==> flow/design.v <==
module alu_unit(
    input wire [3:0] alu_operand1,  
    input wire [3:0] alu_operand2,  
    input wire [2:0] alu_op,        
    output reg [3:0] alu_result,    
    output reg zero_flag,           
    output reg negative_flag,       
    output reg carry_flag,          
    output reg overflow_flag        
);
    always @(*) begin
        alu_result = 4'h0;
        zero_flag = 1'b0;
        negative_flag = 1'b0;
        carry_flag = 1'b0;
        overflow_flag = 1'b0;
        case (alu_op)
            3'b000: begin  
                alu_result = alu_operand1 + alu_operand2;
                carry_flag = (alu_operand1 + alu_operand2) > 4'b1111;  
                overflow_flag = ((!alu_operand1[3] && !alu_operand2[3] && alu_result[3]) || (alu_operand1[3] && alu_operand2[3] && !alu_result[3]));  
            end
            3'b001: begin  
                alu_result = alu_operand1 - alu_operand2;
                carry_flag = (alu_operand1 >= alu_operand2);  
                overflow_flag = ((alu_operand1[3] && !alu_operand2[3] && !alu_result[3]) || (!alu_operand1[3] && alu_operand2[3] && alu_result[3]));  
            end
            3'b010: begin  
                alu_result = alu_operand1 & alu_operand2;
            end
            3'b011: begin  
                alu_result = alu_operand1 | alu_operand2;
            end
            3'b100: begin  
                alu_result = alu_operand1 ^ alu_operand2;
            end
            3'b101: begin  
                alu_result = ($signed(alu_operand1) < $signed(alu_operand2)) ? 4'h1 : 4'h0;
            end
            default: begin
                alu_result = 4'h0;  
            end
        endcase
        if (alu_result == 4'h0)
            zero_flag = 1'b1;
        if (alu_result[3] == 1'b1)  
            negative_flag = 1'b1;
    end
endmodule
module archon_hazard_override_unit (
    input wire                 clk,  
    input wire                 rst_n,  
    input wire [7:0]           internal_entropy_score_val,  
    input wire [15:0]          chaos_score_val,             
    input wire                 anomaly_detected_val,        
    input wire [7:0]           branch_miss_rate_tracker,    
    input wire [7:0]           cache_miss_rate_tracker,     
    input wire [7:0]           exec_pressure_tracker,       
    input wire [1:0]           ml_predicted_action,  
    input wire [20:0]          scaled_flush_threshold,      
    input wire [20:0]          scaled_stall_threshold,      
    output reg                override_flush_sig,          
    output reg                override_stall_sig,          
    output reg [1:0]          hazard_detected_level        
);
    reg [3:0] W_entropy;  
    reg [3:0] W_chaos;  
    reg [3:0] W_branch;  
    reg [3:0] W_cache;  
    reg [3:0] W_exec;  
    wire [11:0] weighted_entropy_score;    
    wire [19:0] weighted_chaos_score;      
    wire [11:0] weighted_branch_miss_score;  
    wire [11:0] weighted_cache_miss_score;   
    wire [11:0] weighted_exec_pressure_score;  
    wire [20:0] total_combined_hazard_score;  
    always @(*) begin
        case (ml_predicted_action)
            2'b00: begin  
                W_entropy = 4'd8;    
                W_chaos   = 4'd7;
                W_branch  = 4'd5;    
                W_cache   = 4'd6;
                W_exec    = 4'd4;    
            end
            2'b01: begin  
                W_entropy = 4'd10;  
                W_chaos   = 4'd9;
                W_branch  = 4'd7;    
                W_cache   = 4'd8;
                W_exec    = 4'd3;    
            end
            2'b10: begin  
                W_entropy = 4'd12;  
                W_chaos   = 4'd11;
                W_branch  = 4'd9;    
                W_cache   = 4'd10;
                W_exec    = 4'd2;    
            end
            2'b11: begin  
                W_entropy = 4'd15;  
                W_chaos   = 4'd15;  
                W_branch  = 4'd13;  
                W_cache    = 4'd14;  
                W_exec    = 4'd1;    
            end
            default: begin  
                W_entropy = 4'd8; W_chaos = 4'd7; W_branch = 4'd5; W_cache = 4'd6; W_exec = 4'd4;
            end
        endcase
    end
    assign weighted_entropy_score   = internal_entropy_score_val * W_entropy;
    assign weighted_chaos_score     = chaos_score_val * W_chaos;
    assign weighted_branch_miss_score = branch_miss_rate_tracker * W_branch;
    assign weighted_cache_miss_score    = cache_miss_rate_tracker * W_cache;  
    assign weighted_exec_pressure_score = exec_pressure_tracker * W_exec;
    assign total_combined_hazard_score =
        weighted_entropy_score +
        weighted_chaos_score +
        weighted_branch_miss_score +
        weighted_cache_miss_score +
        weighted_exec_pressure_score;
    always @(*) begin
        override_flush_sig = 1'b0;  
        override_stall_sig = 1'b0;  
        hazard_detected_level = 2'b00;  
        if (anomaly_detected_val) begin
            override_flush_sig = 1'b1;
            hazard_detected_level = 2'b11;  
        end else begin
            if (total_combined_hazard_score > scaled_flush_threshold) begin
                override_flush_sig = 1'b1;
                hazard_detected_level = 2'b10;  
            end else if (total_combined_hazard_score > scaled_stall_threshold) begin
                override_stall_sig = 1'b1;
                hazard_detected_level = 2'b01;  
            end else begin
                override_flush_sig = 1'b0;
                override_stall_sig = 1'b0;
                hazard_detected_level = 2'b00;  
            end
        end
    end
endmodule
module branch_target_buffer(
    input wire clk,
    input wire reset,
    input wire [3:0] pc_in,              
    input wire [3:0] branch_resolved_pc,  
    input wire branch_resolved_pc_valid,  
    input wire [3:0] branch_resolved_target_pc,  
    input wire branch_resolved_taken,  
    output wire [3:0] predicted_next_pc,  
    output wire predicted_taken          
);
    reg [4:0] btb_table [0:15];  
    integer i;  
    assign predicted_next_pc = btb_table[pc_in][3:0];
    assign predicted_taken = btb_table[pc_in][4];
    always @(posedge clk or posedge reset) begin
        if (reset) begin
            for (i = 0; i < 16; i = i + 1) begin  
                btb_table[i] <= 5'b0_0000;
            end
        end else begin
            if (branch_resolved_pc_valid) begin
                btb_table[branch_resolved_pc] <= {branch_resolved_taken, branch_resolved_target_pc};
            end
        end
    end
endmodule
module chaos_detector(
    input wire clk,
    input wire reset,
    input wire branch_mispredicted,  
    input wire [3:0] mem_access_addr,  
    input wire [3:0] data_mem_read_data,  
    output reg [15:0] chaos_score_out  
);
    always @(posedge clk or posedge reset) begin
        if (reset) begin
            chaos_score_out <= 16'h0000;
        end else begin
            if (branch_mispredicted) begin
                chaos_score_out <= chaos_score_out + 16'h0100;  
            end
            if (mem_access_addr == 4'hF && data_mem_read_data == 4'h5) begin  
                chaos_score_out <= chaos_score_out + 16'h0050;
            end
            if (chaos_score_out > 16'h0000) begin
                chaos_score_out <= chaos_score_out - 16'h0001;
            end
        end
    end
endmodule
module data_mem(
    input wire clk,              
    input wire reset,            
    input wire mem_write_enable,  
    input wire mem_read_enable,   
    input wire [3:0] addr,        
    input wire [3:0] write_data,  
    output reg [3:0] read_data    
);
    reg [3:0] dmem [0:15];  
    integer i;  
    always @(posedge clk or posedge reset) begin
        if (reset) begin
            for (i = 0; i < 16; i = i + 1) begin
                dmem[i] <= 4'h0;
            end
        end else if (mem_write_enable) begin
            dmem[addr] <= write_data;
        end
    end
    always @(posedge clk or posedge reset) begin
        if (reset) begin
            read_data <= 4'h0;
        end else if (mem_read_enable) begin
            read_data <= dmem[addr];
        end
    end
endmodule
module entropy_trigger_decoder(
    input wire [7:0] entropy_in,     
    output reg [1:0] signal_class    
);
    parameter THRESHOLD_LOW_TO_MID = 8'd85;      
    parameter THRESHOLD_MID_TO_CRITICAL = 8'd170;  
    always @(*) begin
        if (entropy_in <= THRESHOLD_LOW_TO_MID) begin
            signal_class = 2'b00;  
        end else if (entropy_in <= THRESHOLD_MID_TO_CRITICAL) begin
            signal_class = 2'b01;  
        end else begin
            signal_class = 2'b10;  
        end
    end
endmodule
module fsm_entropy_overlay (
    input wire clk,
    input wire rst_n,  
    input wire [1:0] ml_predicted_action,     
    input wire [7:0] internal_entropy_score,  
    input wire internal_hazard_flag,          
    input wire [1:0] classified_entropy_level,  
    input wire [2:0] instr_type,              
    input wire analog_lock_override,          
    input wire analog_flush_override,         
    input wire quantum_override_signal,       
    input wire shock_detected_in,             
    input wire [1:0] mission_profile_in,        
    input wire override_authentication_valid_in,  
    input wire [7:0] entropy_threshold_fsm_in,  
    output reg [1:0] fsm_state,               
    output reg [7:0] entropy_log_out,         
    output reg [2:0] instr_type_log_out       
);
    localparam STATE_NORMAL    = 2'b00;  
    localparam STATE_STALL     = 2'b01;  
    localparam STATE_FLUSH     = 2'b10;  
    localparam STATE_LOCK      = 2'b11;  
    localparam ML_OK    = 2'b00;  
    localparam ML_STALL = 2'b01;  
    localparam ML_FLUSH = 2'b10;  
    localparam ML_LOCK  = 2'b11;  
    localparam ENTROPY_LOW      = 2'b00;  
    localparam ENTROPY_MID      = 2'b01;  
    localparam ENTROPY_CRITICAL = 2'b10;  
    localparam INSTR_TYPE_ALU    = 3'b000;  
    localparam INSTR_TYPE_LOAD   = 3'b001;  
    localparam INSTR_TYPE_STORE  = 3'b010;  
    localparam INSTR_TYPE_BRANCH = 3'b011;  
    localparam INSTR_TYPE_JUMP   = 3'b100;  
    localparam INSTR_TYPE_OTHER  = 3'b111;  
    localparam MISSION_NORMAL     = 2'b00;
    localparam MISSION_HIGH_THREAT= 2'b01;
    localparam MISSION_DIAGNOSTIC = 2'b10;
    reg [1:0] current_state, next_state;
    always @(posedge clk or negedge rst_n) begin
        if (!rst_n) begin
            current_state <= STATE_NORMAL;
            entropy_log_out <= 8'h00;
            instr_type_log_out <= INSTR_TYPE_OTHER;
        end else begin
            current_state <= next_state;
            entropy_log_out <= internal_entropy_score;
            instr_type_log_out <= instr_type;
        end
    end
    always @(*) begin
        next_state = current_state;
        if (quantum_override_signal) begin
            next_state = STATE_LOCK;
        end
        else if (override_authentication_valid_in && analog_lock_override) begin
            next_state = STATE_LOCK;
        end
        else if (override_authentication_valid_in && analog_flush_override) begin
            next_state = STATE_FLUSH;
        end
        else if (shock_detected_in) begin
            if (current_state == STATE_STALL || current_state == STATE_FLUSH) begin
                next_state = STATE_LOCK;
            end else begin  
                next_state = STATE_FLUSH;
            end
        end
        else begin
            case (current_state)
                STATE_NORMAL: begin
                    case (ml_predicted_action)
                        ML_STALL: next_state = STATE_STALL;
                        ML_FLUSH: next_state = STATE_FLUSH;
                        ML_LOCK:  next_state = STATE_LOCK;
                        default: begin  
                            if (internal_hazard_flag) begin
                                next_state = STATE_STALL;  
                            end
                            else if (classified_entropy_level == ENTROPY_CRITICAL) begin
                                if (mission_profile_in == MISSION_HIGH_THREAT) begin
                                    next_state = STATE_LOCK;  
                                end else begin
                                    next_state = STATE_FLUSH;
                                end
                            end
                            else if (internal_entropy_score > entropy_threshold_fsm_in) begin  
                                if (mission_profile_in == MISSION_HIGH_THREAT) begin
                                    next_state = STATE_FLUSH;  
                                end else begin
                                    next_state = STATE_STALL;  
                                end
                            end
                            else if (classified_entropy_level == ENTROPY_MID) begin
                                case (instr_type)
                                    INSTR_TYPE_BRANCH, INSTR_TYPE_JUMP: next_state = STATE_STALL;
                                    INSTR_TYPE_LOAD, INSTR_TYPE_STORE: begin
                                        if (mission_profile_in == MISSION_HIGH_THREAT) begin
                                            next_state = STATE_FLUSH;  
                                        end else begin
                                            next_state = STATE_STALL;
                                        end
                                    end
                                    default: next_state = STATE_NORMAL;  
                                endcase
                            end
                        end
                    endcase
                end
                STATE_STALL: begin
                    case (ml_predicted_action)
                        ML_FLUSH: next_state = STATE_FLUSH;
                        ML_LOCK:  next_state = STATE_LOCK;
                        default: begin  
                            if (ml_predicted_action == ML_OK &&
                                !internal_hazard_flag &&
                                classified_entropy_level == ENTROPY_LOW &&
                                internal_entropy_score <= entropy_threshold_fsm_in) begin
                                next_state = STATE_NORMAL;  
                            end
                        end
                    endcase
                end
                STATE_FLUSH: begin
                    case (ml_predicted_action)
                        ML_LOCK: next_state = STATE_LOCK;
                        default: begin  
                            if (ml_predicted_action == ML_OK &&
                                !internal_hazard_flag &&
                                classified_entropy_level == ENTROPY_LOW &&
                                internal_entropy_score <= entropy_threshold_fsm_in) begin
                                next_state = STATE_NORMAL;  
                            end
                            else if (ml_predicted_action == ML_STALL) begin
                                next_state = STATE_STALL;
                            end
                        end
                    endcase
                end
                STATE_LOCK: begin
                    if (!quantum_override_signal &&
                        !(override_authentication_valid_in && analog_lock_override) &&  
                        !shock_detected_in &&  
                        ml_predicted_action != ML_LOCK &&  
                        !internal_hazard_flag &&  
                        classified_entropy_level != ENTROPY_CRITICAL &&  
                        internal_entropy_score <= entropy_threshold_fsm_in) begin  
                        next_state = STATE_NORMAL;  
                    end else begin
                        next_state = STATE_LOCK;  
                    end
                end
                default:
                    next_state = STATE_NORMAL;  
            endcase
        end
    end
    always @(*) begin  
        fsm_state = current_state;
    end
endmodule
module instruction_ram(
    input wire clk,              
    input wire reset,            
    input wire [3:0] pc_in,      
    output wire [15:0] instr_opcode  
);
    reg [15:0] rom_data;
    always @(*) begin
        case (pc_in)
            4'd0: rom_data = 16'h1234;
            4'd1: rom_data = 16'h2452;
            4'd2: rom_data = 16'h3678;
            4'd3: rom_data = 16'h4891;
            4'd4: rom_data = 16'h5ABA;
            4'd5: rom_data = 16'h6CDE;
            4'd6: rom_data = 16'h7F01;
            4'd7: rom_data = 16'h8002;
            4'd8: rom_data = 16'h9123;
            default: rom_data = 16'h0000;
        endcase
    end
    assign instr_opcode = rom_data;
endmodule
module pattern_detector(
    input clk,
    input reset,
    input wire zero_flag_current,
    input wire negative_flag_current,
    input wire carry_flag_current,
    input wire overflow_flag_current,
    output wire anomaly_detected_out  
);
    parameter HISTORY_DEPTH = 3;  
    reg [HISTORY_DEPTH-1:0] zero_flag_history;
    reg [HISTORY_DEPTH-1:0] negative_flag_history;
    reg [HISTORY_DEPTH-1:0] carry_flag_history;
    reg [HISTORY_DEPTH-1:0] overflow_flag_history;
    always @(posedge clk or posedge reset) begin
        if (reset) begin
            zero_flag_history <= 'b0;
            negative_flag_history <= 'b0;
            carry_flag_history <= 'b0;
            overflow_flag_history <= 'b0;
        end else begin
            zero_flag_history <= {zero_flag_history[HISTORY_DEPTH-2:0], zero_flag_current};
            negative_flag_history <= {negative_flag_history[HISTORY_DEPTH-2:0], negative_flag_current};
            carry_flag_history <= {carry_flag_history[HISTORY_DEPTH-2:0], carry_flag_current};
            overflow_flag_history <= {overflow_flag_history[HISTORY_DEPTH-2:0], overflow_flag_current};
        end
    end
    wire pattern1_match;
    wire pattern2_match;
    assign pattern1_match = (!zero_flag_history[2]) && (negative_flag_history[1]) && (carry_flag_history[0]);
    assign pattern2_match = (carry_flag_history[2]) && (!overflow_flag_history[1]) && (!zero_flag_history[0]);
    assign anomaly_detected_out = pattern1_match || pattern2_match;
endmodule
module quantum_entropy_detector(
    input wire clk,
    input wire reset,
    input wire [3:0] instr_opcode,  
    input wire [3:0] alu_result,    
    input wire zero_flag,           
    output reg [7:0] entropy_score_out  
);
    always @(posedge clk or posedge reset) begin
        if (reset) begin
            entropy_score_out <= 8'h00;
        end else begin
            if (instr_opcode != 4'h9) begin  
                if (alu_result == 4'h0 && !zero_flag) begin  
                    entropy_score_out <= entropy_score_out + 8'h10;  
                end else if (entropy_score_out < 8'hFF) begin  
                    entropy_score_out <= entropy_score_out + 8'h01;
                end
            end else begin
                if (entropy_score_out > 8'h00)
                    entropy_score_out <= entropy_score_out - 8'h01;
            end
        end
    end
endmodule
module register_file(
    input wire clk,              
    input wire reset,            
    input wire regfile_write_enable,  
    input wire [2:0] write_addr,  
    input wire [3:0] write_data,  
    input wire [2:0] read_addr1,  
    input wire [2:0] read_addr2,  
    output wire [3:0] read_data1,  
    output wire [3:0] read_data2   
);
    reg [3:0] registers [0:7];
    integer i;  
    always @(posedge clk or posedge reset) begin
        if (reset) begin
            for (i = 0; i < 8; i = i + 1) begin  
                registers[i] <= 4'h0;
            end
        end else if (regfile_write_enable) begin
            if (write_addr != 3'b000) begin
                registers[write_addr] <= write_data;
            end
        end
    end
    assign read_data1 = (read_addr1 == 3'b000) ? 4'h0 : registers[read_addr1];  
    assign read_data2 = (read_addr2 == 3'b000) ? 4'h0 : registers[read_addr2];  
endmodule
module entropy_shock_filter (
    input wire clk,
    input wire reset,  
    input wire [7:0] analog_entropy_in,  
    output reg shock_detected
);
reg [7:0] prev_sample;  
reg [7:0] delta;        
parameter [7:0] THRESHOLD = 8'd20;  
always @(posedge clk or posedge reset) begin
    if (reset) begin
        prev_sample <= 8'd0;
        delta <= 8'd0;
        shock_detected <= 1'b0;
    end else begin
        if (analog_entropy_in > prev_sample) begin
            delta <= analog_entropy_in - prev_sample;
        end else begin
            delta <= prev_sample - analog_entropy_in;
        end
        prev_sample <= analog_entropy_in;
        if (delta > THRESHOLD) begin
            shock_detected <= 1'b1;
        end else begin
            shock_detected <= 1'b0;
        end
    end
end
endmodule
module trigger_authorizer (
    input wire clk,                   
    input wire rst_n,                 
    input wire [7:0] entropy_score,   
    input wire analog_spike_detected, 
    input wire ml_risk_flag,          
    input wire manual_lock,           
    output wire enable_fire            
);
    localparam [2:0]  
        IDLE            = 3'b000,  
        CHECK           = 3'b001,  
        READY_TO_FIRE   = 3'b010,  
        LOCKED          = 3'b011,  
        FORCED_ABORT    = 3'b100;  
    reg [2:0] current_state;  
    reg [2:0] next_state;     
    localparam ENTROPY_FIRE_THRESHOLD = 8'd100;  
    reg enable_fire_pulse_reg;
    always @(posedge clk or negedge rst_n) begin
        if (!rst_n) begin
            current_state <= IDLE;
            enable_fire_pulse_reg <= 1'b0;
        end else begin
            current_state <= next_state;
            if (next_state == READY_TO_FIRE && current_state != READY_TO_FIRE) begin
                enable_fire_pulse_reg <= 1'b1;  
            end else begin
                enable_fire_pulse_reg <= 1'b0;  
            end
        end
    end
    always @(*) begin
        next_state = current_state;
        if (manual_lock) begin
            next_state = LOCKED;  
        end
        else if (analog_spike_detected || ml_risk_flag || (entropy_score >= ENTROPY_FIRE_THRESHOLD)) begin
            next_state = FORCED_ABORT;  
        end
        else begin
            case (current_state)
                IDLE: begin
                    next_state = CHECK;
                end
                CHECK: begin
                    if (!analog_spike_detected && !ml_risk_flag && (entropy_score < ENTROPY_FIRE_THRESHOLD) && !manual_lock) begin
                        next_state = READY_TO_FIRE;  
                    end else begin
                        next_state = IDLE;
                    end
                end
                READY_TO_FIRE: begin
                    next_state = IDLE;
                end
                LOCKED: begin
                    next_state = LOCKED;  
                end
                FORCED_ABORT: begin
                    next_state = FORCED_ABORT;  
                end
                default: begin
                    next_state = IDLE;
                end
            endcase
        end
    end
    assign enable_fire = enable_fire_pulse_reg;
endmodule
module pipeline_cpu(
    input wire clk,
    input wire reset,  
    input wire [15:0] external_entropy_in,  
    input wire [7:0] analog_entropy_raw_in,  
    input wire [1:0] ml_predicted_action,  
    input wire ml_risk_flag_in,          
    input wire manual_lock_in,           
    input wire internal_hazard_flag_for_fsm,  
    input wire analog_lock_override_in,   
    input wire analog_flush_override_in,  
    input wire quantum_override_signal_in,  
    input wire [1:0] mission_profile_in,         
    input wire override_authentication_valid_in,  
    input wire [7:0] entropy_threshold_fsm_in,   
    output wire [3:0] debug_pc,          
    output wire [15:0] debug_instr,       
    output wire debug_stall,             
    output wire debug_flush,             
    output wire debug_lock,              
    output wire [7:0] debug_fsm_entropy_log,  
    output wire [2:0] debug_fsm_instr_type_log,  
    output wire debug_hazard_flag,       
    output wire [1:0] debug_fsm_state,   
    output wire debug_shock_detected,    
    output wire [1:0] debug_classified_entropy,  
    output wire enable_fire_pulse_out     
);
    wire rst_n = ~reset;
    reg [3:0] pc_reg;
    wire [15:0] if_instr;
    wire [3:0] if_pc_plus_1;
    reg [3:0] next_pc;
    reg [3:0] if_id_pc_plus_1_reg;
    reg [15:0] if_id_instr_reg;
    wire [3:0] id_pc_plus_1;
    wire [15:0] id_instr;
    wire [3:0] id_operand1;
    wire [3:0] id_operand2;
    wire [2:0] id_rs1_addr;
    wire [2:0] id_rs2_addr;
    wire [2:0] id_rd_addr;
    reg [2:0] id_alu_op;
    wire [3:0] id_immediate;
    wire id_reg_write_enable;
    wire id_mem_read_enable;
    wire id_mem_write_enable;
    wire id_is_branch_inst;
    wire id_is_jump_inst;
    wire [3:0] id_branch_target;
    reg [2:0] instr_type_to_fsm_comb;
    reg [2:0] instr_type_to_fsm_reg;     
    wire [3:0] ex_opcode_from_ex_stage;  
    reg [3:0] id_ex_pc_plus_1_reg;
    reg [3:0] id_ex_operand1_reg;
    reg [3:0] id_ex_operand2_reg;
    reg [2:0] id_ex_rd_addr_reg;
    reg [2:0] id_ex_alu_op_reg;
    reg id_ex_reg_write_enable_reg;
    reg id_ex_mem_read_enable_reg;
    reg id_ex_mem_write_enable_reg;
    reg id_ex_is_branch_inst_reg;
    reg id_ex_is_jump_inst_reg;
    reg [3:0] id_ex_branch_target_reg;
    reg [15:0] id_ex_instr_reg;
    reg [3:0] id_ex_branch_pc_reg;
    wire [3:0] ex_alu_operand1;
    wire [3:0] ex_alu_operand2;
    wire [3:0] ex_alu_result;
    wire ex_zero_flag;
    wire ex_negative_flag;
    wire ex_carry_flag;
    wire ex_overflow_flag;
    wire [2:0] ex_rd_addr;
    wire ex_reg_write_enable;
    wire ex_mem_read_enable;
    wire ex_mem_write_enable;
    wire ex_is_branch_inst;
    wire ex_is_jump_inst;
    wire [3:0] ex_branch_target;
    wire [3:0] ex_branch_pc;
    reg [3:0] ex_mem_alu_result_reg;
    reg [3:0] ex_mem_mem_write_data_reg;
    reg [2:0] ex_mem_rd_addr_reg;
    reg ex_mem_reg_write_enable_reg;
    reg ex_mem_mem_read_enable_reg;
    reg ex_mem_mem_write_enable_reg;
    reg ex_mem_zero_flag_reg;
    reg ex_mem_is_branch_inst_reg;
    reg ex_mem_is_jump_inst_reg;
    reg [3:0] ex_mem_pc_plus_1_reg;
    reg [3:0] ex_mem_branch_target_reg;
    reg [3:0] ex_mem_branch_pc_reg;
    wire [3:0] mem_read_data;
    wire [3:0] mem_alu_result;
    wire [2:0] mem_rd_addr;
    wire mem_reg_write_enable;
    wire mem_mem_read_enable;
    wire mem_mem_write_enable;
    wire [3:0] mem_mem_addr;
    wire branch_actual_taken;
    wire branch_mispredicted_local;
    reg branch_mispredicted;
    wire [3:0] branch_resolved_pc;
    wire [3:0] branch_resolved_target_pc;
    reg [3:0] mem_wb_write_data_reg;
    reg [2:0] mem_wb_rd_addr_reg;
    reg mem_wb_reg_write_enable_reg;
    wire [3:0] wb_write_data;
    wire [2:0] wb_rd_addr;
    wire wb_reg_write_enable;
    wire pipeline_stall;
    wire pipeline_flush;
    reg [7:0] exec_pressure_counter;
    reg [7:0] cache_miss_rate_dummy;  
    wire aho_override_flush_req;
    wire aho_override_stall_req;
    wire [1:0] aho_hazard_level;
    wire new_fsm_internal_hazard_flag;
    wire [1:0] new_fsm_control_signal;
    wire [7:0] new_fsm_entropy_log;
    wire [2:0] new_fsm_instr_type_log;
    wire shock_detected_internal;  
    localparam AHO_SCALED_FLUSH_THRESH = 21'd1000000;  
    localparam AHO_SCALED_STALL_THRESH = 21'd500000;   
    wire [1:0] classified_entropy_level_wire;  
    wire [7:0] debug_branch_miss_rate;
    reg [7:0] branch_miss_rate_counter;
    wire pd_anomaly_detected_out;
    wire pd_reset;  
    wire trigger_enable_fire_internal;
    instruction_ram i_imem (
        .clk(clk),
        .reset(reset),
        .pc_in(pc_reg),
        .instr_opcode(if_instr)
    );
    register_file i_regfile (
        .clk(clk),
        .reset(reset),
        .regfile_write_enable(wb_reg_write_enable),
        .write_addr(wb_rd_addr),
        .write_data(wb_write_data),
        .read_addr1(id_rs1_addr),
        .read_addr2(id_rs2_addr),
        .read_data1(id_operand1),
        .read_data2(id_operand2)
    );
    alu_unit i_alu (
        .alu_operand1(ex_alu_operand1),
        .alu_operand2(ex_alu_operand2),
        .alu_op(id_ex_alu_op_reg),
        .alu_result(ex_alu_result),
        .zero_flag(ex_zero_flag),
        .negative_flag(ex_negative_flag),
        .carry_flag(ex_carry_flag),
        .overflow_flag(ex_overflow_flag)
    );
    data_mem i_dmem (
        .clk(clk),
        .reset(reset),
        .mem_write_enable(mem_mem_write_enable),
        .mem_read_enable(mem_mem_read_enable),
        .addr(mem_mem_addr),
        .write_data(ex_mem_mem_write_data_reg),
        .read_data(mem_read_data)
    );
    wire [3:0] if_btb_predicted_next_pc;
    wire if_btb_predicted_taken;
    branch_target_buffer i_btb (
        .clk(clk),
        .reset(reset),
        .pc_in(pc_reg),
        .branch_resolved_pc(branch_resolved_pc),
        .branch_resolved_pc_valid(ex_mem_is_branch_inst_reg || ex_mem_is_jump_inst_reg),
        .branch_resolved_target_pc(branch_resolved_target_pc),
        .branch_resolved_taken(branch_actual_taken),
        .predicted_next_pc(if_btb_predicted_next_pc),
        .predicted_taken(if_btb_predicted_taken)
    );
    wire [3:0] qed_instr_opcode_input;
    assign qed_instr_opcode_input = id_ex_instr_reg[15:12];
    wire qed_reset = reset;
    wire [7:0] qed_entropy_score_out;  
    quantum_entropy_detector i_qed (
        .clk(clk),
        .reset(qed_reset),
        .instr_opcode(qed_instr_opcode_input),
        .alu_result(ex_alu_result),
        .zero_flag(ex_zero_flag),
        .entropy_score_out(qed_entropy_score_out)
    );
    wire cd_reset = reset;
    wire [15:0] cd_chaos_score_out;
    chaos_detector i_chaos_detector (
        .clk(clk),
        .reset(cd_reset),
        .branch_mispredicted(branch_mispredicted),
        .mem_access_addr(mem_mem_addr),
        .data_mem_read_data(mem_read_data),
        .chaos_score_out(cd_chaos_score_out)
    );
    assign pd_reset = reset;  
    pattern_detector i_pattern_detector (
        .clk(clk),
        .reset(pd_reset),
        .zero_flag_current(ex_zero_flag),
        .negative_flag_current(ex_negative_flag),
        .carry_flag_current(ex_carry_flag),
        .overflow_flag_current(ex_overflow_flag),
        .anomaly_detected_out(pd_anomaly_detected_out)
    );
    entropy_shock_filter u_entropy_shock_filter (
        .clk(clk),
        .reset(reset),
        .analog_entropy_in(analog_entropy_raw_in),
        .shock_detected(shock_detected_internal)  
    );
    always @(posedge clk or posedge reset) begin
        if (reset) begin
            branch_miss_rate_counter <= 8'h0;
        end else begin
            if (~pipeline_stall && ~pipeline_flush) begin
                if (branch_mispredicted) begin
                    if (branch_miss_rate_counter < 8'hFF) begin
                        branch_miss_rate_counter <= branch_miss_rate_counter + 8'h1;
                    end
                end else begin  
                    if (branch_miss_rate_counter > 8'h0) begin
                        branch_miss_rate_counter <= branch_miss_rate_counter - 8'h1;
                    end
                end  
            end
        end
    end
    assign debug_branch_miss_rate = branch_miss_rate_counter;
    archon_hazard_override_unit i_aho (
        .clk(clk),
        .rst_n(rst_n),
        .internal_entropy_score_val(qed_entropy_score_out),
        .chaos_score_val(cd_chaos_score_out),
        .anomaly_detected_val(pd_anomaly_detected_out),
        .branch_miss_rate_tracker(debug_branch_miss_rate),
        .cache_miss_rate_tracker(cache_miss_rate_dummy),
        .exec_pressure_tracker(exec_pressure_counter),
        .ml_predicted_action(ml_predicted_action),  
        .scaled_flush_threshold(AHO_SCALED_FLUSH_THRESH),
        .scaled_stall_threshold(AHO_SCALED_STALL_THRESH),
        .override_flush_sig(aho_override_flush_req),
        .override_stall_sig(aho_override_stall_req),
        .hazard_detected_level(aho_hazard_level)
    );
    entropy_trigger_decoder i_entropy_decoder (
        .entropy_in(analog_entropy_raw_in),  
        .signal_class(classified_entropy_level_wire)
    );
    assign ex_opcode_from_ex_stage = id_ex_instr_reg[15:12];
    always @(*) begin
        case (ex_opcode_from_ex_stage)
            4'h1, 4'h2, 4'h3, 4'h6: instr_type_to_fsm_comb = 3'b000;  
            4'h4:                   instr_type_to_fsm_comb = 3'b001;  
            4'h5:                   instr_type_to_fsm_comb = 3'b010;  
            4'h7:                   instr_type_to_fsm_comb = 3'b011;  
            4'h8:                   instr_type_to_fsm_comb = 3'b100;  
            default:                instr_type_to_fsm_comb = 3'b111;  
        endcase
    end
    always @(posedge clk or posedge reset) begin
        if (reset) begin
            instr_type_to_fsm_reg <= 3'b111;  
        end else begin
            if (~pipeline_stall && ~pipeline_flush) begin
                instr_type_to_fsm_reg <= instr_type_to_fsm_comb;
            end
        end
    end
    assign new_fsm_internal_hazard_flag = aho_override_flush_req || aho_override_stall_req || internal_hazard_flag_for_fsm;
    fsm_entropy_overlay i_entropy_fsm (
        .clk(clk),
        .rst_n(rst_n),
        .ml_predicted_action(ml_predicted_action),  
        .internal_entropy_score(qed_entropy_score_out),
        .internal_hazard_flag(new_fsm_internal_hazard_flag),
        .classified_entropy_level(classified_entropy_level_wire),
        .instr_type(instr_type_to_fsm_reg),
        .analog_lock_override(analog_lock_override_in),
        .analog_flush_override(analog_flush_override_in),
        .quantum_override_signal(quantum_override_signal_in),
        .shock_detected_in(shock_detected_internal),  
        .mission_profile_in(mission_profile_in),
        .override_authentication_valid_in(override_authentication_valid_in),
        .entropy_threshold_fsm_in(entropy_threshold_fsm_in),
        .fsm_state(new_fsm_control_signal),
        .entropy_log_out(new_fsm_entropy_log),
        .instr_type_log_out(new_fsm_instr_type_log)
    );
    trigger_authorizer i_trigger_authorizer (
        .clk(clk),
        .rst_n(rst_n),
        .entropy_score(qed_entropy_score_out),  
        .analog_spike_detected(shock_detected_internal),  
        .ml_risk_flag(ml_risk_flag_in),          
        .manual_lock(manual_lock_in),            
        .enable_fire(trigger_enable_fire_internal)  
    );
    assign enable_fire_pulse_out = trigger_enable_fire_internal;
    wire entropy_ctrl_stall;
    wire entropy_ctrl_flush;
    assign entropy_ctrl_stall = 1'b0;
    assign entropy_ctrl_flush = 1'b0;
    assign pipeline_flush = (new_fsm_control_signal == 2'b10) ||  
                            (new_fsm_control_signal == 2'b11) ||  
                            entropy_ctrl_flush;                    
    assign pipeline_stall = (new_fsm_control_signal == 2'b01) ||  
                            (new_fsm_control_signal == 2'b11) ||  
                            entropy_ctrl_stall;                    
    always @(posedge clk or posedge reset) begin
        if (reset) begin
            exec_pressure_counter <= 8'h0;
            cache_miss_rate_dummy <= 8'h0;
        end else begin
            if (pipeline_flush) begin
                exec_pressure_counter <= 8'h0;
                cache_miss_rate_dummy <= 8'h0;
            end else if (~pipeline_stall) begin
                if (id_ex_instr_reg[15:12] != 4'h9) begin  
                    if (exec_pressure_counter < 8'hFF) begin
                        exec_pressure_counter <= exec_pressure_counter + 8'h1;
                    end
                end else begin  
                    if (exec_pressure_counter > 8'h0) begin
                        exec_pressure_counter <= exec_pressure_counter - 8'h1;
                    end
                end  
                if (cache_miss_rate_dummy < 8'hFF && (exec_pressure_counter % 5 == 0)) begin
                    cache_miss_rate_dummy <= cache_miss_rate_dummy + 8'h1;
                end else if (cache_miss_rate_dummy > 8'h0 && (exec_pressure_counter % 7 == 0)) begin
                    cache_miss_rate_dummy <= cache_miss_rate_dummy - 8'h1;
                end
            end
        end
    end
    assign if_pc_plus_1 = pc_reg + 4'b0001;
    always @(posedge clk or posedge reset) begin
        if (reset) begin
            pc_reg <= 4'h0;
        end else begin
            if (pipeline_flush) begin
                pc_reg <= 4'h0;
            end else if (pipeline_stall) begin
                pc_reg <= pc_reg;
            end else begin  
                pc_reg <= next_pc;
            end  
        end
    end
    always @(*) begin
        next_pc = if_pc_plus_1;
        if (ex_mem_is_jump_inst_reg) begin
            next_pc = ex_mem_branch_target_reg;
        end else if (ex_mem_is_branch_inst_reg) begin
            if (branch_actual_taken) begin
                next_pc = ex_mem_branch_target_reg;
            end else begin  
                next_pc = ex_mem_pc_plus_1_reg;
            end  
        end else if (if_btb_predicted_taken) begin
            next_pc = if_btb_predicted_next_pc;
        end
    end
    always @(posedge clk or posedge reset) begin
        if (reset) begin
            if_id_pc_plus_1_reg <= 4'h0;
            if_id_instr_reg <= 16'h0000;
        end else begin
            if (~pipeline_flush && ~pipeline_stall) begin
                if_id_pc_plus_1_reg <= if_pc_plus_1;
                if_id_instr_reg <= if_instr;
            end
        end
    end
    assign id_pc_plus_1 = if_id_pc_plus_1_reg;
    assign id_instr = if_id_instr_reg;
    wire [3:0] id_opcode = id_instr[15:12];
    assign id_rd_addr = id_instr[11:9];
    assign id_rs1_addr = id_instr[8:6];
    assign id_rs2_addr = id_instr[5:3];
    assign id_immediate = {1'b0, id_instr[2:0]};
    assign id_reg_write_enable = (id_opcode == 4'h1 || id_opcode == 4'h2 || id_opcode == 4'h3 ||
                                  id_opcode == 4'h4 || id_opcode == 4'h6 || id_opcode == 4'h0);
    assign id_mem_read_enable  = (id_opcode == 4'h4);
    assign id_mem_write_enable = (id_opcode == 4'h5);
    assign id_is_branch_inst   = (id_opcode == 4'h7);
    assign id_is_jump_inst     = (id_opcode == 4'h8);
    assign id_branch_target     = id_instr[3:0];
    always @(*) begin
        case (id_opcode)
            4'h1: id_alu_op = 3'b000;  
            4'h2: id_alu_op = 3'b000;  
            4'h3: id_alu_op = 3'b001;  
            4'h4: id_alu_op = 3'b000;  
            4'h5: id_alu_op = 3'b000;  
            4'h6: id_alu_op = 3'b100;  
            4'h7: id_alu_op = 3'b001;  
            default: id_alu_op = 3'b000;  
        endcase
    end
    wire ex_mem_writes_to_rs1_id = ex_mem_reg_write_enable_reg && (ex_mem_rd_addr_reg == id_rs1_addr);
    wire ex_mem_writes_to_rs2_id = ex_mem_reg_write_enable_reg && (ex_mem_rd_addr_reg == id_rs2_addr);
    wire mem_wb_writes_to_rs1_id = mem_wb_reg_write_enable_reg && (mem_wb_rd_addr_reg == id_rs1_addr);
    wire mem_wb_writes_to_rs2_id = mem_wb_reg_write_enable_reg && (mem_wb_rd_addr_reg == id_rs2_addr);
    wire [3:0] forward_operand1 = (ex_mem_writes_to_rs1_id && (id_rs1_addr != 3'b000)) ? ex_mem_alu_result_reg :
                                  (mem_wb_writes_to_rs1_id && (id_rs1_addr != 3'b000)) ? mem_wb_write_data_reg :
                                  id_operand1;
    wire [3:0] forward_operand2 = (ex_mem_writes_to_rs2_id && (id_rs2_addr != 3'b000)) ? ex_mem_alu_result_reg :
                                  (mem_wb_writes_to_rs2_id && (id_rs2_addr != 3'b000)) ? mem_wb_write_data_reg :
                                  id_operand2;
    always @(posedge clk or posedge reset) begin
        if (reset) begin
            id_ex_pc_plus_1_reg <= 4'h0;
            id_ex_operand1_reg <= 4'h0;
            id_ex_operand2_reg <= 4'h0;
            id_ex_rd_addr_reg <= 3'h0;
            id_ex_alu_op_reg <= 3'h0;
            id_ex_reg_write_enable_reg <= 1'b0;
            id_ex_mem_read_enable_reg <= 1'b0;
            id_ex_mem_write_enable_reg <= 1'b0;
            id_ex_is_branch_inst_reg <= 1'b0;
            id_ex_is_jump_inst_reg <= 1'b0;
            id_ex_branch_target_reg <= 4'h0;
            id_ex_instr_reg <= 16'h0000;
            id_ex_branch_pc_reg <= 4'h0;
        end else begin
            if (~pipeline_flush && ~pipeline_stall) begin
                id_ex_pc_plus_1_reg <= id_pc_plus_1;
                id_ex_operand1_reg <= forward_operand1;
                id_ex_operand2_reg <= (id_opcode == 4'h2 || id_opcode == 4'h4 || id_opcode == 4'h5) ? id_immediate : forward_operand2;
                id_ex_rd_addr_reg <= id_rd_addr;
                id_ex_alu_op_reg <= id_alu_op;
                id_ex_reg_write_enable_reg <= id_reg_write_enable;
                id_ex_mem_read_enable_reg <= id_mem_read_enable;
                id_ex_mem_write_enable_reg <= id_mem_write_enable;
                id_ex_is_branch_inst_reg <= id_is_branch_inst;
                id_ex_is_jump_inst_reg <= id_is_jump_inst;
                id_ex_branch_target_reg <= id_branch_target;
                id_ex_instr_reg <= id_instr;
                id_ex_branch_pc_reg <= id_pc_plus_1 - 4'h1;
            end
        end
    end
    assign ex_alu_operand1 = id_ex_operand1_reg;
    assign ex_alu_operand2 = id_ex_operand2_reg;
    assign ex_rd_addr = id_ex_rd_addr_reg;
    assign ex_reg_write_enable = id_ex_reg_write_enable_reg;
    assign ex_mem_read_enable = id_ex_mem_read_enable_reg;
    assign ex_mem_write_enable = id_ex_mem_write_enable_reg;
    assign ex_is_branch_inst = id_ex_is_branch_inst_reg;
    assign ex_is_jump_inst = id_ex_is_jump_inst_reg;
    assign ex_branch_target = id_ex_branch_target_reg;
    assign ex_branch_pc = id_ex_branch_pc_reg;
    wire [3:0] actual_branch_target_calc;
    assign actual_branch_target_calc = ex_branch_pc + ex_branch_target;
    always @(posedge clk or posedge reset) begin
        if (reset) begin
            ex_mem_alu_result_reg       <= 4'h0;
            ex_mem_mem_write_data_reg   <= 4'h0;
            ex_mem_rd_addr_reg          <= 3'h0;
            ex_mem_reg_write_enable_reg <= 1'b0;
            ex_mem_mem_read_enable_reg  <= 1'b0;
            ex_mem_mem_write_enable_reg <= 1'b0;
            ex_mem_zero_flag_reg        <= 1'b0;
            ex_mem_is_branch_inst_reg   <= 1'b0;
            ex_mem_is_jump_inst_reg     <= 1'b0;
            ex_mem_pc_plus_1_reg        <= 4'h0;
            ex_mem_branch_target_reg    <= 4'h0;
            ex_mem_branch_pc_reg        <= 4'h0;
        end else begin
            if (~pipeline_flush && ~pipeline_stall) begin
                ex_mem_alu_result_reg       <= ex_alu_result;
                ex_mem_mem_write_data_reg   <= ex_alu_operand2;
                ex_mem_rd_addr_reg          <= ex_rd_addr;
                ex_mem_reg_write_enable_reg <= ex_reg_write_enable;
                ex_mem_mem_read_enable_reg  <= ex_mem_read_enable;
                ex_mem_mem_write_enable_reg <= ex_mem_write_enable;
                ex_mem_zero_flag_reg        <= ex_zero_flag;
                ex_mem_is_branch_inst_reg   <= ex_is_branch_inst;
                ex_mem_is_jump_inst_reg     <= ex_is_jump_inst;
                ex_mem_pc_plus_1_reg        <= id_ex_pc_plus_1_reg;
                ex_mem_branch_target_reg    <= actual_branch_target_calc;
                ex_mem_branch_pc_reg        <= ex_branch_pc;
            end
        end
    end
    assign mem_alu_result = ex_mem_alu_result_reg;
    assign mem_rd_addr = ex_mem_rd_addr_reg;
    assign mem_reg_write_enable = ex_mem_reg_write_enable_reg;
    assign mem_mem_read_enable = ex_mem_mem_read_enable_reg;
    assign mem_mem_write_enable = ex_mem_mem_write_enable_reg;
    assign mem_mem_addr = ex_mem_alu_result_reg;
    assign branch_actual_taken = ex_mem_is_branch_inst_reg && ex_mem_zero_flag_reg;
    assign branch_resolved_pc = ex_mem_branch_pc_reg;
    assign branch_resolved_target_pc = ex_mem_branch_target_reg;
    assign branch_mispredicted_local =
        (ex_mem_is_branch_inst_reg || ex_mem_is_jump_inst_reg) ?
            (ex_mem_is_branch_inst_reg ?
                ((if_btb_predicted_taken != branch_actual_taken) ||
                 (branch_actual_taken && (if_btb_predicted_next_pc != branch_resolved_target_pc))) :
                (ex_mem_is_jump_inst_reg && (if_btb_predicted_next_pc != branch_resolved_target_pc))) : 1'b0;
    always @(posedge clk or posedge reset) begin
        if (reset) begin
            branch_mispredicted <= 1'b0;
        end else begin
            if (~pipeline_stall && ~pipeline_flush) begin
                branch_mispredicted <= branch_mispredicted_local;
            end
        end
    end
    always @(posedge clk or posedge reset) begin
        if (reset) begin
            mem_wb_write_data_reg <= 4'h0;
            mem_wb_rd_addr_reg <= 3'h0;
            mem_wb_reg_write_enable_reg <= 1'b0;
        end else begin
            if (~pipeline_flush && ~pipeline_stall) begin
                if (mem_mem_read_enable) begin
                    mem_wb_write_data_reg <= mem_read_data;
                end else begin  
                    mem_wb_write_data_reg <= mem_alu_result;
                end  
                mem_wb_rd_addr_reg <= mem_rd_addr;
                mem_wb_reg_write_enable_reg <= mem_reg_write_enable;
            end
        end
    end
    assign wb_write_data = mem_wb_write_data_reg;
    assign wb_rd_addr = mem_wb_rd_addr_reg;
    assign wb_reg_write_enable = mem_wb_reg_write_enable_reg;
    assign debug_pc = pc_reg;
    assign debug_instr = if_instr;
    assign debug_stall = pipeline_stall;
    assign debug_flush = pipeline_flush;
    assign debug_lock = (new_fsm_control_signal == 2'b11);
    assign debug_fsm_entropy_log = new_fsm_entropy_log;
    assign debug_fsm_instr_type_log = new_fsm_instr_type_log;
    assign debug_hazard_flag = new_fsm_internal_hazard_flag;
    assign debug_fsm_state = new_fsm_control_signal;
    assign debug_shock_detected = shock_detected_internal;
    assign debug_classified_entropy = classified_entropy_level_wire;
endmodule
module archon_top (
    input wire clk,
    input wire reset,  
    input wire [15:0] external_entropy_in,  
    input wire [7:0] analog_entropy_raw,    
    input wire [1:0] ml_predicted_action,  
    input wire ml_risk_flag_top,           
    input wire manual_lock_top,            
    input wire analog_lock_override,
    input wire analog_flush_override,
    input wire quantum_override_signal,  
    input wire [1:0] mission_profile,          
    input wire override_authentication_valid,  
    input wire [7:0] entropy_threshold_fsm,    
    output wire [3:0] cpu_debug_pc,
    output wire [15:0] cpu_debug_instr,
    output wire cpu_debug_stall,
    output wire cpu_debug_flush,
    output wire cpu_debug_lock,
    output wire [7:0] cpu_debug_fsm_entropy_log,
    output wire [2:0] cpu_debug_fsm_instr_type_log,
    output wire cpu_debug_hazard_flag,
    output wire [1:0] cpu_debug_fsm_state,
    output wire cpu_debug_shock_detected,
    output wire [1:0] cpu_debug_classified_entropy,
    output wire system_enable_fire_pulse  
);
    wire archon_top_internal_hazard_to_cpu = 1'b0;  
    pipeline_cpu u_pipeline_cpu (
        .clk(clk),
        .reset(reset),
        .external_entropy_in(external_entropy_in),
        .analog_entropy_raw_in(analog_entropy_raw),
        .ml_predicted_action(ml_predicted_action),  
        .ml_risk_flag_in(ml_risk_flag_top),
        .manual_lock_in(manual_lock_top),
        .internal_hazard_flag_for_fsm(archon_top_internal_hazard_to_cpu),
        .analog_lock_override_in(analog_lock_override),
        .analog_flush_override_in(analog_flush_override),
        .quantum_override_signal_in(quantum_override_signal),
        .mission_profile_in(mission_profile),
        .override_authentication_valid_in(override_authentication_valid),
        .entropy_threshold_fsm_in(entropy_threshold_fsm),
        .debug_pc(cpu_debug_pc),
        .debug_instr(cpu_debug_instr),
        .debug_stall(cpu_debug_stall),
        .debug_flush(cpu_debug_flush),
        .debug_lock(cpu_debug_lock),
        .debug_fsm_entropy_log(cpu_debug_fsm_entropy_log),
        .debug_fsm_instr_type_log(cpu_debug_fsm_instr_type_log),
        .debug_hazard_flag(cpu_debug_hazard_flag),
        .debug_fsm_state(cpu_debug_fsm_state),
        .debug_shock_detected(cpu_debug_shock_detected),
        .debug_classified_entropy(cpu_debug_classified_entropy),
        .enable_fire_pulse_out(system_enable_fire_pulse)
    );
endmodule
[Reports on archon_top]
Module archon_top before and after one edit of its RTL, step after step.
"original" refers to lines of the RTL above, "edited" to lines of the edited file.
"change": "edited" minus "original" as printed here.
Library cell names are shortened.
The mark - stands for no value.
Set-up
  top module: archon_top
  clock input: clk
  cell library: sky130hd
  corner: tt_025C_1v80

[The edit]
Unified diff, file above to edited file.
This change comes from a script, not from a designer; no optimisation was intended.
begin of diff
@@ -685,5 +685,5 @@
     wire ex_is_branch_inst;
     wire ex_is_jump_inst;
-    wire [3:0] ex_branch_target;
+    wire [2:0] ex_branch_target;
     wire [3:0] ex_branch_pc;
     reg [3:0] ex_mem_alu_result_reg;
end of diff

[Word level]
Yosys after proc, flatten, opt, wreduce and memory -nomap, before mapping. Print and check cells are not counted. Equal cells are merged and count once.
Memory sizes are those after Yosys's memory passes, which may raise the word count (mostly to a power of two), join words into wider ones and drop unused or constant bits.
Storage and ports
  word width x clocked read ports: original 3, edited 3, change 0
  memories kept: original 2, edited 2, change 0
  memory bits (read-only): original 304, edited 304, change 0
  register bits: original 377, edited 376, change -1
Memory list
  shape (words x width / read and write ports): original 16x16 r1 w0; 16x3 r1 w0, edited 16x16 r1 w0; 16x3 r1 w0
Cells by class
  mux-type cells: original 85, edited 85, change 0
  $lt $le $gt $ge: original 22, edited 22, change 0
  div/mod/pow operators: original 2, edited 2, change 0
  $add $sub $neg: original 23, edited 23, change 0
  $mul: original 5, edited 5, change 0
  bitwise logic cells: original 5, edited 5, change 0
  equal/unequal tests: original 114, edited 114, change 0
  reductions and logical operators: original 144, edited 144, change 0
Operator list
  adder 4 bit: original 2, edited 1, change -1
  adder 4 x 3 -> 4 bit: original 0, edited 1, change +1
Unchanged operator kinds not shown: 82.

[Longest topological paths]
Depth = most cells in a row (Yosys ltp): at word level without a register or memory, in the mapped netlist without a sequential cell, where the memories' decode and read muxes count.
Depth
  depth after elaboration: original 23, edited 23, change 0
  ABC_AREA: original 0, edited 0
  depth in mapped cells: original 35, edited 31, change -4
  gate-level depth less buffers: original 31, edited 29, change -2

[Mapped cells and area]
The flow's flattened synthesis, as Yosys stat reports it; memories are mapped. The netlist is that of the ABC_AREA named above (0 if unset); the other value can give another one.
Cells by type
  nand2_1: original 165, edited 141, change -24
  mux2_2: original 225, edited 243, change +18
  o21ai_0: original 137, edited 120, change -17
  o211ai_1: original 27, edited 12, change -15
  inv_1: original 282, edited 269, change -13
  a22oi_1: original 17, edited 29, change +12
  o22ai_1: original 25, edited 14, change -11
  nand3_1: original 50, edited 41, change -9
  a31oi_1: original 25, edited 17, change -8
  xor2_1: original 24, edited 32, change +8
  o21bai_1: original 17, edited 9, change -8
  o221ai_1: original 17, edited 9, change -8
  buf_2: original 12, edited 4, change -8
  clkbuf_1: original 102, edited 95, change -7
  nor3_1: original 41, edited 34, change -7
  o22a_1: original 6, edited 0, change -6
  a211o_1: original 3, edited 9, change +6
  xnor2_1: original 58, edited 53, change -5
Unchanged cell types not shown: 20.
Not every row of either side is listed.
Mapped netlist
  sequential area (um^2): original 9168.8, edited 9143.8, change -25.0
  flip-flops: original 366, edited 365, change -1
  mapped area (um^2): original 27679.0, edited 27301.2, change -377.8
  buffer cells: original 133, edited 125, change -8
  cell count: original 2799, edited 2694, change -105
The figures by module come from a second, unflattened synthesis with its own total; it is not the netlist above.
Unflattened totals
  cells (unflattened synthesis): original 3187, edited 3151, change -36
  area total of the unflattened synthesis (um^2): original 30434.2, edited 30165.2, change -269.0
Rows give one instance, submodules left out.
By module, original
  pipeline_cpu: times used 1, area 8516.9 um^2, cells 1021
  archon_hazard_override_unit: times used 1, area 7578.5 um^2, cells 866
  (name not given): times used 1, area 3993.8 um^2, cells 329
  data_mem: times used 1, area 3231.8 um^2, cells 255
  register_file: times used 1, area 1645.3 um^2, cells 146
  entropy_shock_filter: times used 1, area 1122.3 um^2, cells 109
  fsm_entropy_overlay: times used 1, area 1007.2 um^2, cells 104
  chaos_detector: times used 1, area 978.4 um^2, cells 91
  quantum_entropy_detector: times used 1, area 719.4 um^2, cells 81
  alu_unit: times used 1, area 674.4 um^2, cells 89
  instruction_ram: times used 1, area 351.6 um^2, cells 50
  pattern_detector: times used 1, area 270.3 um^2, cells 14
  trigger_authorizer: times used 1, area 264.0 um^2, cells 19
  entropy_trigger_decoder: times used 1, area 76.3 um^2, cells 12
  archon_top: times used 1, area 3.8 um^2, cells 1
By module, edited
  pipeline_cpu: times used 1, area 8247.9 um^2, cells 985
  archon_hazard_override_unit: times used 1, area 7578.5 um^2, cells 866
  (name not given): times used 1, area 3993.8 um^2, cells 329
  data_mem: times used 1, area 3231.8 um^2, cells 255
  register_file: times used 1, area 1645.3 um^2, cells 146
  entropy_shock_filter: times used 1, area 1122.3 um^2, cells 109
  fsm_entropy_overlay: times used 1, area 1007.2 um^2, cells 104
  chaos_detector: times used 1, area 978.4 um^2, cells 91
  quantum_entropy_detector: times used 1, area 719.4 um^2, cells 81
  alu_unit: times used 1, area 674.4 um^2, cells 89
  instruction_ram: times used 1, area 351.6 um^2, cells 50
  pattern_detector: times used 1, area 270.3 um^2, cells 14
  trigger_authorizer: times used 1, area 264.0 um^2, cells 19
  entropy_trigger_decoder: times used 1, area 76.3 um^2, cells 12
  archon_top: times used 1, area 3.8 um^2, cells 1

[Path before layout]
Path of least setup slack by OpenSTA after synthesis, without wires, with an ideal clock, recovery checks aside; 20% of the period is set as input and as output delay. Where synthesis merged equal registers, the netlist keeps one of their names.
Timing after synthesis
  path kind: original input port to output port, edited input port to output port
  from: original in ml_predicted_action[0], edited in ml_predicted_action[0]
  to: original out cpu_debug_hazard_flag, edited out cpu_debug_hazard_flag
  period (ns): original 20.0, edited 20.0, change 0.0
  delay of the path (ns): original 7.586, edited 7.109, change -0.477
  slack (ns): original 4.414, edited 4.891, change +0.477
  stages on the path: original 26, edited 26, change 0
  time at the first pin (ns): original 4.000, edited 4.000, change 0.000
  data arrival time (ns): original 11.586, edited 11.109, change -0.477
  data required time (ns): original 16.000, edited 16.000, change 0.000
  external output delay (ns): original 4.000, edited 4.000, change 0.000
  period reached after synthesis (ns): original 15.586, edited 15.109, change -0.477
"delay of the path" is the arrival time less input delay plus setup time.
A path that ends at an output port has no setup time.
"stages on the path": output pins that drive a net of the path, with the launching flip-flop's if there is one; two outputs of one cell count as two.
"period reached after synthesis" is the clock period less the worst setup slack; recovery checks do not enter. This is arithmetic on one report: input and output delays are still those of the set period (20% each).
The rows between start and end are the longest chain of elaborated cells between them; the timing report does not say that the signal goes this way. Where chains are equally long, one stands for them.
Each line given opens the expression or statement behind the cell; cells for indexed reads and writes are added by Yosys, which also makes memories of some case tables.
On the way, after synthesis, original
  cells stage by stage: clkbuf_1 clkinv_1 ha_1 clkbuf_1 or2_2 clkbuf_1 nand2_1 fa_1 fa_1 fa_1 inv_1 fa_1 fa_1 fa_1 inv_1 fa_1 inv_1 ha_1 a21o_1 a211oi_2 o21a_1 xnor2_1 or4_1 o41a_1 a41oi_2 inv_1
  cells in the longest elaborated chain: 12
  elaborated cells between the ends (all ways): 26
  those cells by class: add/sub: 4; mul: 5; compare: 2; eq/ne: 3; mux: 10; reduce/logical: 2
RTL lines, path after synthesis, original
  from (decl): RTL line 1162  | input wire [1:0] ml_predicted_action,
  == test 2 bit: RTL line 78  | case (ml_predicted_action)
  case mux 4 bit (select 4 bit): RTL line 78
  multiplier 8 x 4 -> 12 bit: RTL line 112
  adder 12 x 20 -> 21 bit: RTL line 118
  adder 21 x 12 -> 21 bit (3 in a row): RTL line 118
  greater-than comparator 21 x 19 -> 1 bit: RTL line 134
  two-way mux 1 bit: RTL line 134
  two-way mux 1 bit: RTL line 131
  two-way mux 1 bit: RTL line 127  | if (anomaly_detected_val) begin
  logical OR 1 bit: RTL line 884  | assign new_fsm_internal_hazard_flag = aho_override_flush_req || aho_override_stall_req || internal_hazard_flag ...
  to (decl): RTL line 1178  | output wire cpu_debug_hazard_flag,
On the way, after synthesis, edited
  cells stage by stage: clkbuf_1 clkinv_1 ha_1 clkbuf_1 clkbuf_1 nand2b_1 fa_1 fa_1 fa_1 inv_1 fa_1 fa_1 fa_1 inv_1 fa_1 inv_1 ha_1 a21oi_1 o211ai_1 a21boi_0 o31ai_1 a21oi_1 xor2_1 o41a_1 a31o_2 inv_1
  cells in the longest elaborated chain: 12
  elaborated cells between the ends (all ways): 26
  those cells by class: add/sub: 4; mul: 5; compare: 2; eq/ne: 3; mux: 10; reduce/logical: 2
RTL lines, path after synthesis, edited
  from (decl): RTL line 1162  | input wire [1:0] ml_predicted_action,
  == test 2 bit: RTL line 78  | case (ml_predicted_action)
  case mux 4 bit (select 4 bit): RTL line 78
  multiplier 8 x 4 -> 12 bit: RTL line 112
  adder 12 x 20 -> 21 bit: RTL line 118
  adder 21 x 12 -> 21 bit (3 in a row): RTL line 118
  greater-than comparator 21 x 19 -> 1 bit: RTL line 134
  two-way mux 1 bit: RTL line 134
  two-way mux 1 bit: RTL line 131
  two-way mux 1 bit: RTL line 127  | if (anomaly_detected_val) begin
  logical OR 1 bit: RTL line 884  | assign new_fsm_internal_hazard_flag = aho_override_flush_req || aho_override_stall_req || internal_hazard_flag ...
  to (decl): RTL line 1178  | output wire cpu_debug_hazard_flag,

[Worst path after layout]
From the final timing report of the runs of pair 1: the path of least setup slack in the routed layout; clock arrival at registers is part of the times.
Timing post-layout
  path kind: original input port to output port, edited input port to output port
  from: original in ml_predicted_action[0], edited in ml_predicted_action[0]
  to: original out cpu_debug_hazard_flag, edited out cpu_debug_hazard_flag
  period (ns): original 20.0, edited 20.0, change 0.0
  data arrival time (ns): original 13.64, edited 13.61, change -0.03
  stages on the path: original 24, edited 26, change +2
  external output delay (ns): original 4.00, edited 4.00, change 0.00
  slack (ns): original 2.36, edited 2.39, change +0.03
  data required time (ns): original 16.00, edited 16.00, change 0.00
  time at the first pin (ns): original 4.00, edited 4.00, change 0.00
The rows between start and end are the longest chain of elaborated cells between them; the timing report does not say that the signal goes this way. Where chains are equally long, one stands for them.
On the way, post-layout, original
  cells stage by stage: clkdlybuf4s50_1 clkinv_1 ha_1 nand2b_1 fa_1 fa_1 fa_1 inv_1 fa_1 fa_1 fa_1 inv_1 fa_1 inv_1 ha_1 a21o_1 a211oi_2 o21a_1 xnor2_1 or4_1 o41a_1 a41oi_2 inv_1 clkdlybuf4s50_1
  cells in the longest elaborated chain: 12
  elaborated cells between the ends (all ways): 26
  those cells by class: add/sub: 4; mul: 5; compare: 2; eq/ne: 3; mux: 10; reduce/logical: 2
RTL lines, path post-layout, original
  from (decl): RTL line 1162  | input wire [1:0] ml_predicted_action,
  == test 2 bit: RTL line 78  | case (ml_predicted_action)
  case mux 4 bit (select 4 bit): RTL line 78
  multiplier 8 x 4 -> 12 bit: RTL line 112
  adder 12 x 20 -> 21 bit: RTL line 118
  adder 21 x 12 -> 21 bit (3 in a row): RTL line 118
  greater-than comparator 21 x 19 -> 1 bit: RTL line 134
  two-way mux 1 bit: RTL line 134
  two-way mux 1 bit: RTL line 131
  two-way mux 1 bit: RTL line 127  | if (anomaly_detected_val) begin
  logical OR 1 bit: RTL line 884  | assign new_fsm_internal_hazard_flag = aho_override_flush_req || aho_override_stall_req || internal_hazard_flag ...
  to (decl): RTL line 1178  | output wire cpu_debug_hazard_flag,
On the way, post-layout, edited
  cells stage by stage: clkdlybuf4s50_1 clkinv_1 ha_1 or2_2 nand2_1 fa_1 fa_1 fa_1 inv_1 fa_1 fa_1 fa_1 inv_1 fa_1 inv_1 ha_1 a21oi_1 o211ai_1 a21boi_0 o31ai_1 a21oi_1 xor2_1 o41a_1 a31o_2 inv_1 clkdlybuf4s50_1
  cells in the longest elaborated chain: 12
  elaborated cells between the ends (all ways): 26
  those cells by class: add/sub: 4; mul: 5; compare: 2; eq/ne: 3; mux: 10; reduce/logical: 2
RTL lines, path post-layout, edited
  from (decl): RTL line 1162  | input wire [1:0] ml_predicted_action,
  == test 2 bit: RTL line 78  | case (ml_predicted_action)
  case mux 4 bit (select 4 bit): RTL line 78
  multiplier 8 x 4 -> 12 bit: RTL line 112
  adder 12 x 20 -> 21 bit: RTL line 118
  adder 21 x 12 -> 21 bit (3 in a row): RTL line 118
  greater-than comparator 21 x 19 -> 1 bit: RTL line 134
  two-way mux 1 bit: RTL line 134
  two-way mux 1 bit: RTL line 131
  two-way mux 1 bit: RTL line 127  | if (anomaly_detected_val) begin
  logical OR 1 bit: RTL line 884  | assign new_fsm_internal_hazard_flag = aho_override_flush_req || aho_override_stall_req || internal_hazard_flag ...
  to (decl): RTL line 1178  | output wire cpu_debug_hazard_flag,

[Layout results]
Both versions went through the flow (Yosys, OpenROAD) with the same settings in each pair. Constraints: input delay and output delay 20% of the set period each, output load 0.01 pF.
Flow settings, pair 1
  CORE_UTILIZATION: 40
  period_ns: 20.0
  CAP_MARGIN: 20
  CORE_MARGIN: 2
  SLEW_MARGIN: 20
Measured results, pair 1
  power consumption (mW): original 2.203, edited 2.071, change -0.132
  full die area (um^2): original 71318.4, edited 70357.6, change -960.8
  final design utilization: original 0.448, edited 0.45, change +0.002
  synthesized cell area (um^2): original 27679.0, edited 27301.2, change -377.8
  worst setup slack after layout (ns): original 2.355, edited 2.389, change +0.034
Flow settings, pair 2
  ABC_AREA: 1
  CAP_MARGIN: 15
  CORE_ASPECT_RATIO: 1.25
  CORE_MARGIN: 4
  CORE_UTILIZATION: 70
  CTS_CLUSTER_DIAMETER: 52
  CTS_CLUSTER_SIZE: 72
  GPL_ROUTABILITY_DRIVEN: 1
  MAX_ROUTING_LAYER: met5
  SETUP_SLACK_MARGIN: 2.31
  SLEW_MARGIN: 25
  TNS_END_PERCENT: 10
  period_ns: 15.6
Measured results, pair 2
  power consumption (mW): original 6.440, edited 6.465, change +0.025
  full die area (um^2): original 40333.3, edited 40438.2, change +104.9
  final design utilization: original 0.785, edited 0.783, change -0.002
  synthesized cell area (um^2): original 26016.2, edited 26086.3, change +70.1
  worst setup slack after layout (ns): original 2.690, edited 2.504, change -0.186
"power consumption" rests on the timing tool's default activity at the inputs, not on a simulated workload.
